==> flow/design.v <==
module fifo #(parameter WIDTH = 592, DEPTH = 4) (
    input  logic                 clk,
    input  logic                 rst_n,
    input  logic                 pop,
    input  logic                 push,
    input  logic [WIDTH-1:0]     write_data,
    output logic [WIDTH-1:0]     read_data,
    output logic                 fifo_full,
    output logic                 fifo_empty
);
    logic [WIDTH-1:0] buffer [0:DEPTH-1];
    logic [$clog2(DEPTH)-1:0] read_pointer, write_pointer;
    logic [$clog2(DEPTH):0]   count;
    assign fifo_empty = (count == 0);
    assign fifo_full  = (count == DEPTH);
    assign read_data = buffer[read_pointer];
    always_ff @(posedge clk or negedge rst_n) begin
        if (!rst_n)
            count <= 0;
        else if (push && !fifo_full && !(pop && !fifo_empty))
            count <= count + 1;
        else if (pop && !fifo_empty && !(push && !fifo_full))
            count <= count - 1;
    end
    always_ff @(posedge clk or negedge rst_n) begin
        if (!rst_n) begin
            write_pointer <= 0;
            for (int k = 0; k < DEPTH; k++)
                buffer[k] <= 0;
        end 
        else if (push && !fifo_full) begin
            buffer[write_pointer] <= write_data;
            if (write_pointer == DEPTH-1)
                write_pointer <= 0;          
            else
                write_pointer <= write_pointer + 1;
        end
    end
    always_ff @(posedge clk or negedge rst_n) begin
        if (!rst_n) begin
            read_pointer <= 0;
        end
        else if (pop && !fifo_empty) begin
            if (read_pointer == DEPTH-1)
                read_pointer <= 0;           
            else
                read_pointer <= read_pointer + 1;
        end
    end
endmodule
module header_parser (
	input  logic         clk,
	input  logic         rst_n,
	input  logic         beat_valid,    
	input  logic [7:0]   beat_data,
	input  logic         beat_last,     
	output logic         meta_valid,    
	output logic [367:0] metadata
	);
localparam HDR_BYTES = 48;
logic [7:0]  hdr [0:HDR_BYTES-1];
logic [15:0] byte_cnt;                      
always_ff @(posedge clk or negedge rst_n) begin
	if (!rst_n) begin
		byte_cnt <= 0;
		for (int k = 0; k < HDR_BYTES; k++)
			hdr[k] <= 0;
	end
	else if (beat_valid) begin
		if (beat_last) begin
			byte_cnt <= 0;
			for (int k = 0; k < HDR_BYTES; k++)
				hdr[k] <= 0;
		end
		else begin
			for (int k = 0; k < HDR_BYTES; k++)
				if (byte_cnt == k)
					hdr[k] <= beat_data;
			if (byte_cnt != 16'hFFFF)
				byte_cnt <= byte_cnt + 1;
		end
	end
end
logic [7:0] h [0:HDR_BYTES-1];
genvar i;
generate
	for (i = 0; i < HDR_BYTES; i++) begin : BYPASS
		assign h[i] = (beat_valid && byte_cnt == i) ? beat_data : hdr[i];
	end
endgenerate
logic [47:0]  dest_mac, src_mac;
logic [15:0]  eth_type, total_length;
logic [3:0]   version, ihl;
logic [7:0]   protocol;
logic [31:0]  src_ip, dest_ip;
logic [111:0] payload;
logic [15:0]  pkt_bytes;
logic [15:0]  csum;
logic [15:0]  flags;
assign dest_mac     = {h[0], h[1], h[2], h[3], h[4], h[5]};
assign src_mac      = {h[6], h[7], h[8], h[9], h[10], h[11]};
assign eth_type     = {h[12], h[13]};
assign version      = h[14][7:4];
assign ihl          = h[14][3:0];
assign total_length = {h[16], h[17]};
assign protocol     = h[23];
assign src_ip       = {h[26], h[27], h[28], h[29]};
assign dest_ip      = {h[30], h[31], h[32], h[33]};
generate
	for (i = 0; i < 14; i++) begin : PAY
		assign payload[8*i +: 8] = h[34+i];
	end
endgenerate
assign pkt_bytes = (byte_cnt == 16'hFFFF) ? 16'hFFFF : byte_cnt + 16'd1;
logic [19:0] word_sum;
logic [16:0] fold1;
always_comb begin
	word_sum = 0;
	for (int w = 0; w < 10; w++)
		word_sum = word_sum + {4'b0, h[14+2*w], h[15+2*w]};
end
assign fold1 = {1'b0, word_sum[15:0]} + {13'b0, word_sum[19:16]};
assign csum  = fold1[15:0] + {15'b0, fold1[16]};
logic is_ipv4, is_ipv6, is_short, csum_ok, len_ok;
assign is_ipv4  = (eth_type == 16'h0800);
assign is_ipv6  = (eth_type == 16'h86DD);
assign is_short = (pkt_bytes < HDR_BYTES);
assign csum_ok  = is_ipv4 && (version == 4'd4) && (ihl == 4'd5) && (csum == 16'hFFFF);
assign len_ok   = is_ipv4 && ({1'b0, total_length} + 17'd14 == {1'b0, pkt_bytes});
assign flags    = {11'b0, len_ok, csum_ok, is_short, is_ipv6, is_ipv4};
assign meta_valid = beat_valid && beat_last;
assign metadata   = {flags, csum, pkt_bytes, payload, dest_ip, src_ip,
                     protocol, total_length, version, ihl, eth_type,
                     src_mac, dest_mac};
endmodule
module packet_parser (
	input  logic         clk,
	input  logic         rst_n,       
	input  logic         s_tvalid,
	input  logic [7:0]   s_tdata,
	input  logic         s_tlast,
	output logic         s_tready,
	output logic         m_tvalid,
	input  logic         m_tready,
	output logic [367:0] m_tdata
	);
localparam METADATA_WIDTH = 368;
logic                      fifo_full, fifo_empty;
logic                      push;
logic [METADATA_WIDTH-1:0] write_data;
assign s_tready = !fifo_full;
header_parser parser (
	.clk        (clk),
	.rst_n      (rst_n),
	.beat_valid (s_tvalid && s_tready),
	.beat_data  (s_tdata),
	.beat_last  (s_tlast),
	.meta_valid (push),
	.metadata   (write_data)
);
fifo #(.WIDTH(METADATA_WIDTH), .DEPTH(4)) meta_fifo (
	.clk        (clk),
	.rst_n      (rst_n),
	.pop        (m_tready),
	.push       (push),
	.write_data (write_data),
	.read_data  (m_tdata),
	.fifo_full  (fifo_full),
	.fifo_empty (fifo_empty)
);
assign m_tvalid = !fifo_empty;
endmodule
-- Tool chain data of packet_parser
The steps from the RTL of packet_parser to its reports follow in flow order.
Lines are those of the file above, counted from 1.
Operators: Yosys type, input widths -> output width; for muxes data width and select width s.
Cell names lack the library's common part.
A cell with -- has no value.
- design top: packet_parser
- clock: clk
- library: sky130hd
- corner: tt_025C_1v80

-- After elaboration
Yosys after proc, flatten, opt, wreduce and memory -nomap, before mapping. Print and check cells are not counted.
- memory bits (read-only) at 0
- bits in registers: 1835
- word-level cells at 458
- latch bits: 0
- bits of input ports at 13
- word width x clocked read ports: 0
- memories kept at 0
- memory bits (writable): 0
- output and inout port bits: 370
- mux-type cells: 152
- div/mod/pow operators at 0
- add/subtract/negate cells at 18
- noted reduce/logical cells: 169
- multiply operators: 0
- order comparisons: 1
- shifts and indexed selects at 0
- bitwise gates (word level) at 0
- equality and inequality tests: 62
- operators with widths (cell ; number):
    $pmux 368 s4 ; 1
    $mux 8 ; 144
    $eq 16x5->1 const B ; 16
    $eq 16x6->1 const B ; 16
    $add 20x16->20 ; 8
    $eq 16x4->1 const B ; 8
    $reduce_and 2->1 ; 53
    $reduce_bool 2->1 ; 50
    $eq 16x3->1 const B ; 4
    $logic_and 1x1->1 ; 58
    $eq 16x16->1 const B ; 3
    $mux 16 ; 3
    $add 16x1->16 const B ; 2
    $eq 16x2->1 const B ; 2
    $add 16x16->17 ; 1
    $add 16x4->17 ; 1
    $add 16x4->17 const B ; 1
    $eq 17x16->1 ; 1
    $add 16x1->16 ; 1
    $eq 16x1->1 const B ; 1
    $eq 16x12->1 const B ; 1
    $ne 16x16->1 const B ; 1
    $lt 16x6->1 const B ; 1
    $logic_not 16->1 ; 1
    $eq 2x2->1 const B ; 4
    $eq 4x3->1 const B ; 2
    $mux 3 ; 2
    $logic_not 1->1 ; 4
Not listed: further kinds 8, cells in them 12.

-- Depth
Longest topological path by Yosys (ltp), each cell counted once; first at word level (registers and memories cut), then after technology mapping (sequential cells cut; the memories' decode and read muxes count).
- noted depth after elaboration: 18
- noted ABC_AREA: 1
- noted gate-level depth with buffers: 71
- gate-level depth less buffers: 70

-- Mapped cells and area
The flow's flattened synthesis, as Yosys stat reports it; memories are mapped. The netlist is that of the ABC_AREA named above (0 if unset); the other value can give another one.
Totals and module areas in this step are rounded.
- buffer cells at 661
- area of sequential cells: 45920 um^2
- standard cells after synthesis at 10199
- noted chip area (Yosys): 86850 um^2
- flip-flops: 1835
- cell types (cell ; number ; area in all (um^2)):
    dfrtp_1 ; 1835 ; 4.59E+04
    nand2_1 ; 2443 ; 9.17E+03
    o21ai_0 ; 1605 ; 8.03E+03
    inv_1 ; 1248 ; 4.68E+03
    a21oi_1 ; 774 ; 3.87E+03
    fa_1 ; 114 ; 2.28E+03
    clkbuf_1 ; 539 ; 2023.19
    a211oi_1 ; 195 ; 1.46E+03
    a22o_1 ; 163 ; 1.43E+03
    o22ai_1 ; 206 ; 1.29E+03
    a21boi_0 ; 163 ; 1.22E+03
    or2_2 ; 190 ; 1188.64
    nor2_1 ; 209 ; 784.502
    ha_1 ; 55 ; 688.16
    nand3_1 ; 107 ; 535.514
    buf_1 ; 73 ; 274.013
    nand4_1 ; 43 ; 269.008
    xor2_1 ; 27 ; 236.477
Not listed: further types 37, cells in them 210.

-- Timing after synthesis
Path of least setup slack by OpenSTA after synthesis, without wires, with an ideal clock, recovery checks aside; 20% of the period is set as input and as output delay. Where synthesis merged equal registers, the netlist keeps one of their names.
- path type: input-to-reg
- start point: in s_tvalid
- end point: reg meta_fifo.buffer[1][355]
- clock period: 13.5 ns
- data required time: 13.429 ns
- path buffers at 1
- noted path delay: 8.906 ns
- path slack at 1.894 ns
- noted driving pins on the path: 63
- input delay at 2.700 ns
- data arrival time at 11.535 ns
- library setup time: 0.071 ns
- noted time at the first pin: 2.700 ns
- noted period reached after synthesis: 11.606 ns
"path delay" = arrival - input delay + setup time.
"driving pins on the path" counts driving pins, that of a launching flip-flop among them; a cell with two outputs on the path counts twice.
"period reached after synthesis" = period - worst setup slack (recovery checks aside). The figure is calculated, with input and output delays left at 20% of the set period.
Between the ends stands the longest chain of elaborated cells between them, by number of cells; it is not shown to be the way that was timed. Of several equally long chains one is given.
Each line given opens the expression or statement behind the cell; cells for indexed reads and writes are added by Yosys, which also makes memories of some case tables.
- cells stage by stage: nand2_4 > inv_4 > nand3_2 > inv_1 > buf_2 > or2_2 > inv_1 > a21oi_1 > ha_1 > inv_1 > fa_1 > nor2_1 > o21ai_0 > nand2_1 > nand2_1 > nand2_2 > nand3_2 > or2_1 > [27 not listed] > ha_1 > ha_1 > inv_1 > nor2_1 > nand3_1 > nor2_1 > nand3_1 > nor2_1 > nand3_1 > nor2_1 > nand2_1 > o21ai_0 > nand2_1 > nor2_1 > nand2_1 > nor2_2 > nor2_1 > nor2_1
- cells in the longest elaborated chain: 16
- elaborated cells on any way between the ends at 66
- those cells by class: add/sub (11); eq/ne (4); mux (22); reduce/logical (29)
- RTL lines, path after synthesis (element ; RTL line ; source):
    start: declaration ; 139 ; input logic s_tvalid,
    $logic_and 1x1->1 ; 155 ; .beat_valid (s_tvalid && s_tready),
    $logic_and 1x1->1 ; 88 ; assign h[i] = (beat_valid && byte_cnt == i) ? beat_data : hdr[i];
    $mux 8 ; 88 ;
    $add 16x16->17 ; 120 ; word_sum = word_sum + {4'b0, h[14+2*w], h[15+2*w]};
    $add 20x16->20 (8 in a row) ; 120 ;
    $add 16x4->17 ; 122 ; assign fold1 = {1'b0, word_sum[15:0]} + {13'b0, word_sum[19:16]};
    $add 16x1->16 ; 123 ; assign csum  = fold1[15:0] + {15'b0, fold1[16]};
    $eq 16x16->1 ; 128 ; assign csum_ok  = is_ipv4 && (version == 4'd4) && (ihl == 4'd5) && (csum == 16'hFFFF);
    $logic_and 1x1->1 ; 128 ;
    end: assignment ; 29 ; buffer[k] <= 0;
    end: assignment ; 32 ; buffer[write_pointer] <= write_data;
    end: declaration ; 11 ; logic [WIDTH-1:0] buffer [0:DEPTH-1];

-- Timing after layout
Path of least setup slack in the final report of entry B (OpenROAD, finished layout, wires in). Where an end is a register, its clock arrival counts in the times.
- path type: input-to-reg
- start point: in s_tvalid
- end point: reg meta_fifo.buffer[3][355]
- library setup time: 0.03 ns
- path buffers at 5
- input delay at 1.62 ns
- data arrival time at 11.15 ns
- path slack at -2.28 ns
- clock period: 8.1 ns
- data required time: 8.87 ns
- noted driving pins on the path: 63
- noted time at the first pin: 1.62 ns
Between the ends stands the longest chain of elaborated cells between them, by number of cells; it is not shown to be the way that was timed. Of several equally long chains one is given.
- cells stage by stage: buf_8 > nand2_8 > inv_8 > nand3_4 > inv_4 > or2_4 > inv_4 > a21oi_4 > ha_2 > buf_4 > buf_4 > a21oi_2 > nor2_1 > nor2_1 > nor2_1 > o21a_1 > nand3_2 > nand2_2 > [27 not listed] > nand3_4 > nor2_4 > ha_4 > ha_4 > inv_2 > nor2_4 > nand3_2 > nor2_4 > nand3_2 > nor2_4 > nand3_2 > o21ai_0 > nand2_1 > nor3_4 > nand2_2 > nor2_4 > nor2_1 > nor2_1
- cells in the longest elaborated chain: 16
- elaborated cells on any way between the ends at 66
- those cells by class: add/sub (11); eq/ne (4); mux (22); reduce/logical (29)
- RTL lines, path post-layout (element ; RTL line ; source):
    start: declaration ; 139 ; input logic s_tvalid,
    $logic_and 1x1->1 ; 155 ; .beat_valid (s_tvalid && s_tready),
    $logic_and 1x1->1 ; 88 ; assign h[i] = (beat_valid && byte_cnt == i) ? beat_data : hdr[i];
    $mux 8 ; 88 ;
    $add 16x16->17 ; 120 ; word_sum = word_sum + {4'b0, h[14+2*w], h[15+2*w]};
    $add 20x16->20 (8 in a row) ; 120 ;
    $add 16x4->17 ; 122 ; assign fold1 = {1'b0, word_sum[15:0]} + {13'b0, word_sum[19:16]};
    $add 16x1->16 ; 123 ; assign csum  = fold1[15:0] + {15'b0, fold1[16]};
    $eq 16x16->1 ; 128 ; assign csum_ok  = is_ipv4 && (version == 4'd4) && (ihl == 4'd5) && (csum == 16'hFFFF);
    $logic_and 1x1->1 ; 128 ;
    end: assignment ; 29 ; buffer[k] <= 0;
    end: assignment ; 32 ; buffer[write_pointer] <= write_data;
    end: declaration ; 11 ; logic [WIDTH-1:0] buffer [0:DEPTH-1];

Appendix: measured runs

Top module packet_parser; platform sky130hd; tools Yosys and OpenROAD; 4 stored runs in no particular order. Input and output delays are each 20% of the period that was set; the output load is 0.01 pF.
"worst path time": the worst setup path's part of the clock period (all of it between registers, 20% less for each end at a port) less its slack. A launch clock that arrives late makes it longer, a capture clock that arrives late makes it shorter.
"total power after layout": no workload was simulated; the value follows from the tool's default switching activity.
The measured numbers are rounded.

Entry A
Settings were ABC_AREA = 1; CELL_PAD_IN_SITES_GLOBAL_PLACEMENT = 3; CORE_UTILIZATION = 54; CTS_CLUSTER_SIZE = 90; GPL_ROUTABILITY_DRIVEN = 1; GPL_TIMING_DRIVEN = 1; HOLD_SLACK_MARGIN = 0.16; MAX_ROUTING_LAYER = met5; PLACE_DENSITY_LB_ADDON = 0.04; SETUP_SLACK_MARGIN = 4.4; period_ns = 22.0; CAP_MARGIN = 20; CORE_MARGIN = 2; SLEW_MARGIN = 20
- stopped before the end: placement reported FLW-0024

Entry B
Settings were ABC_AREA = 1; CELL_PAD_IN_SITES_GLOBAL_PLACEMENT = 0; CORE_MARGIN = 9; CORE_UTILIZATION = 52; CTS_CLUSTER_DIAMETER = 195; CTS_CLUSTER_SIZE = 94; GPL_ROUTABILITY_DRIVEN = 0; GPL_TIMING_DRIVEN = 1; HOLD_SLACK_MARGIN = 0.28; MAX_ROUTING_LAYER = met4; PLACE_DENSITY = 0.68; SETUP_SLACK_MARGIN = 2.08; SLEW_MARGIN = 30; TNS_END_PERCENT = 10; period_ns = 8.1; CAP_MARGIN = 20
- noted the post-synthesis cell area: 86850 um^2
- overall die area at 182100 um^2
- noted the area of the standard cells in the finished layout: 98070 um^2
- post-route utilization at 59.2%
- noted the worst setup slack after layout: -2.280 ns
- noted the lowest hold slack: 0.514 ns
- total power after layout: 29.55 mW
- noted the worst path time: 8.76 ns
- kind of the worst setup path: input-to-reg

Entry C
Settings were ABC_AREA = 1; CAP_MARGIN = 40; CORE_MARGIN = 5; CORE_UTILIZATION = 40; CTS_CLUSTER_DIAMETER = 390; CTS_CLUSTER_SIZE = 96; PLACE_DENSITY = 0.6; SLEW_MARGIN = 25; TNS_END_PERCENT = 50; period_ns = 13.5
- noted the post-synthesis cell area: 86850 um^2
- overall die area at 226500 um^2
- noted the area of the standard cells in the finished layout: 95420 um^2
- post-route utilization at 44.1%
- noted the worst setup slack after layout: 0.955 ns
- noted the lowest hold slack: 0.498 ns
- total power after layout: 17.78 mW
- noted the worst path time: 9.85 ns
- kind of the worst setup path: input-to-reg

Entry D
Settings were CAP_MARGIN = 40; CORE_UTILIZATION = 40; CTS_CLUSTER_DIAMETER = 390; PLACE_DENSITY = 0.6; period_ns = 13.5; CORE_MARGIN = 2; SLEW_MARGIN = 20
- noted the post-synthesis cell area: 84680 um^2
- overall die area at 215400 um^2
- noted the area of the standard cells in the finished layout: 100700 um^2
- post-route utilization at 48.0%
- noted the worst setup slack after layout: 0.501 ns
- noted the lowest hold slack: 0.475 ns
- total power after layout: 14.77 mW
- noted the worst path time: 10.30 ns
- kind of the worst setup path: input-to-reg
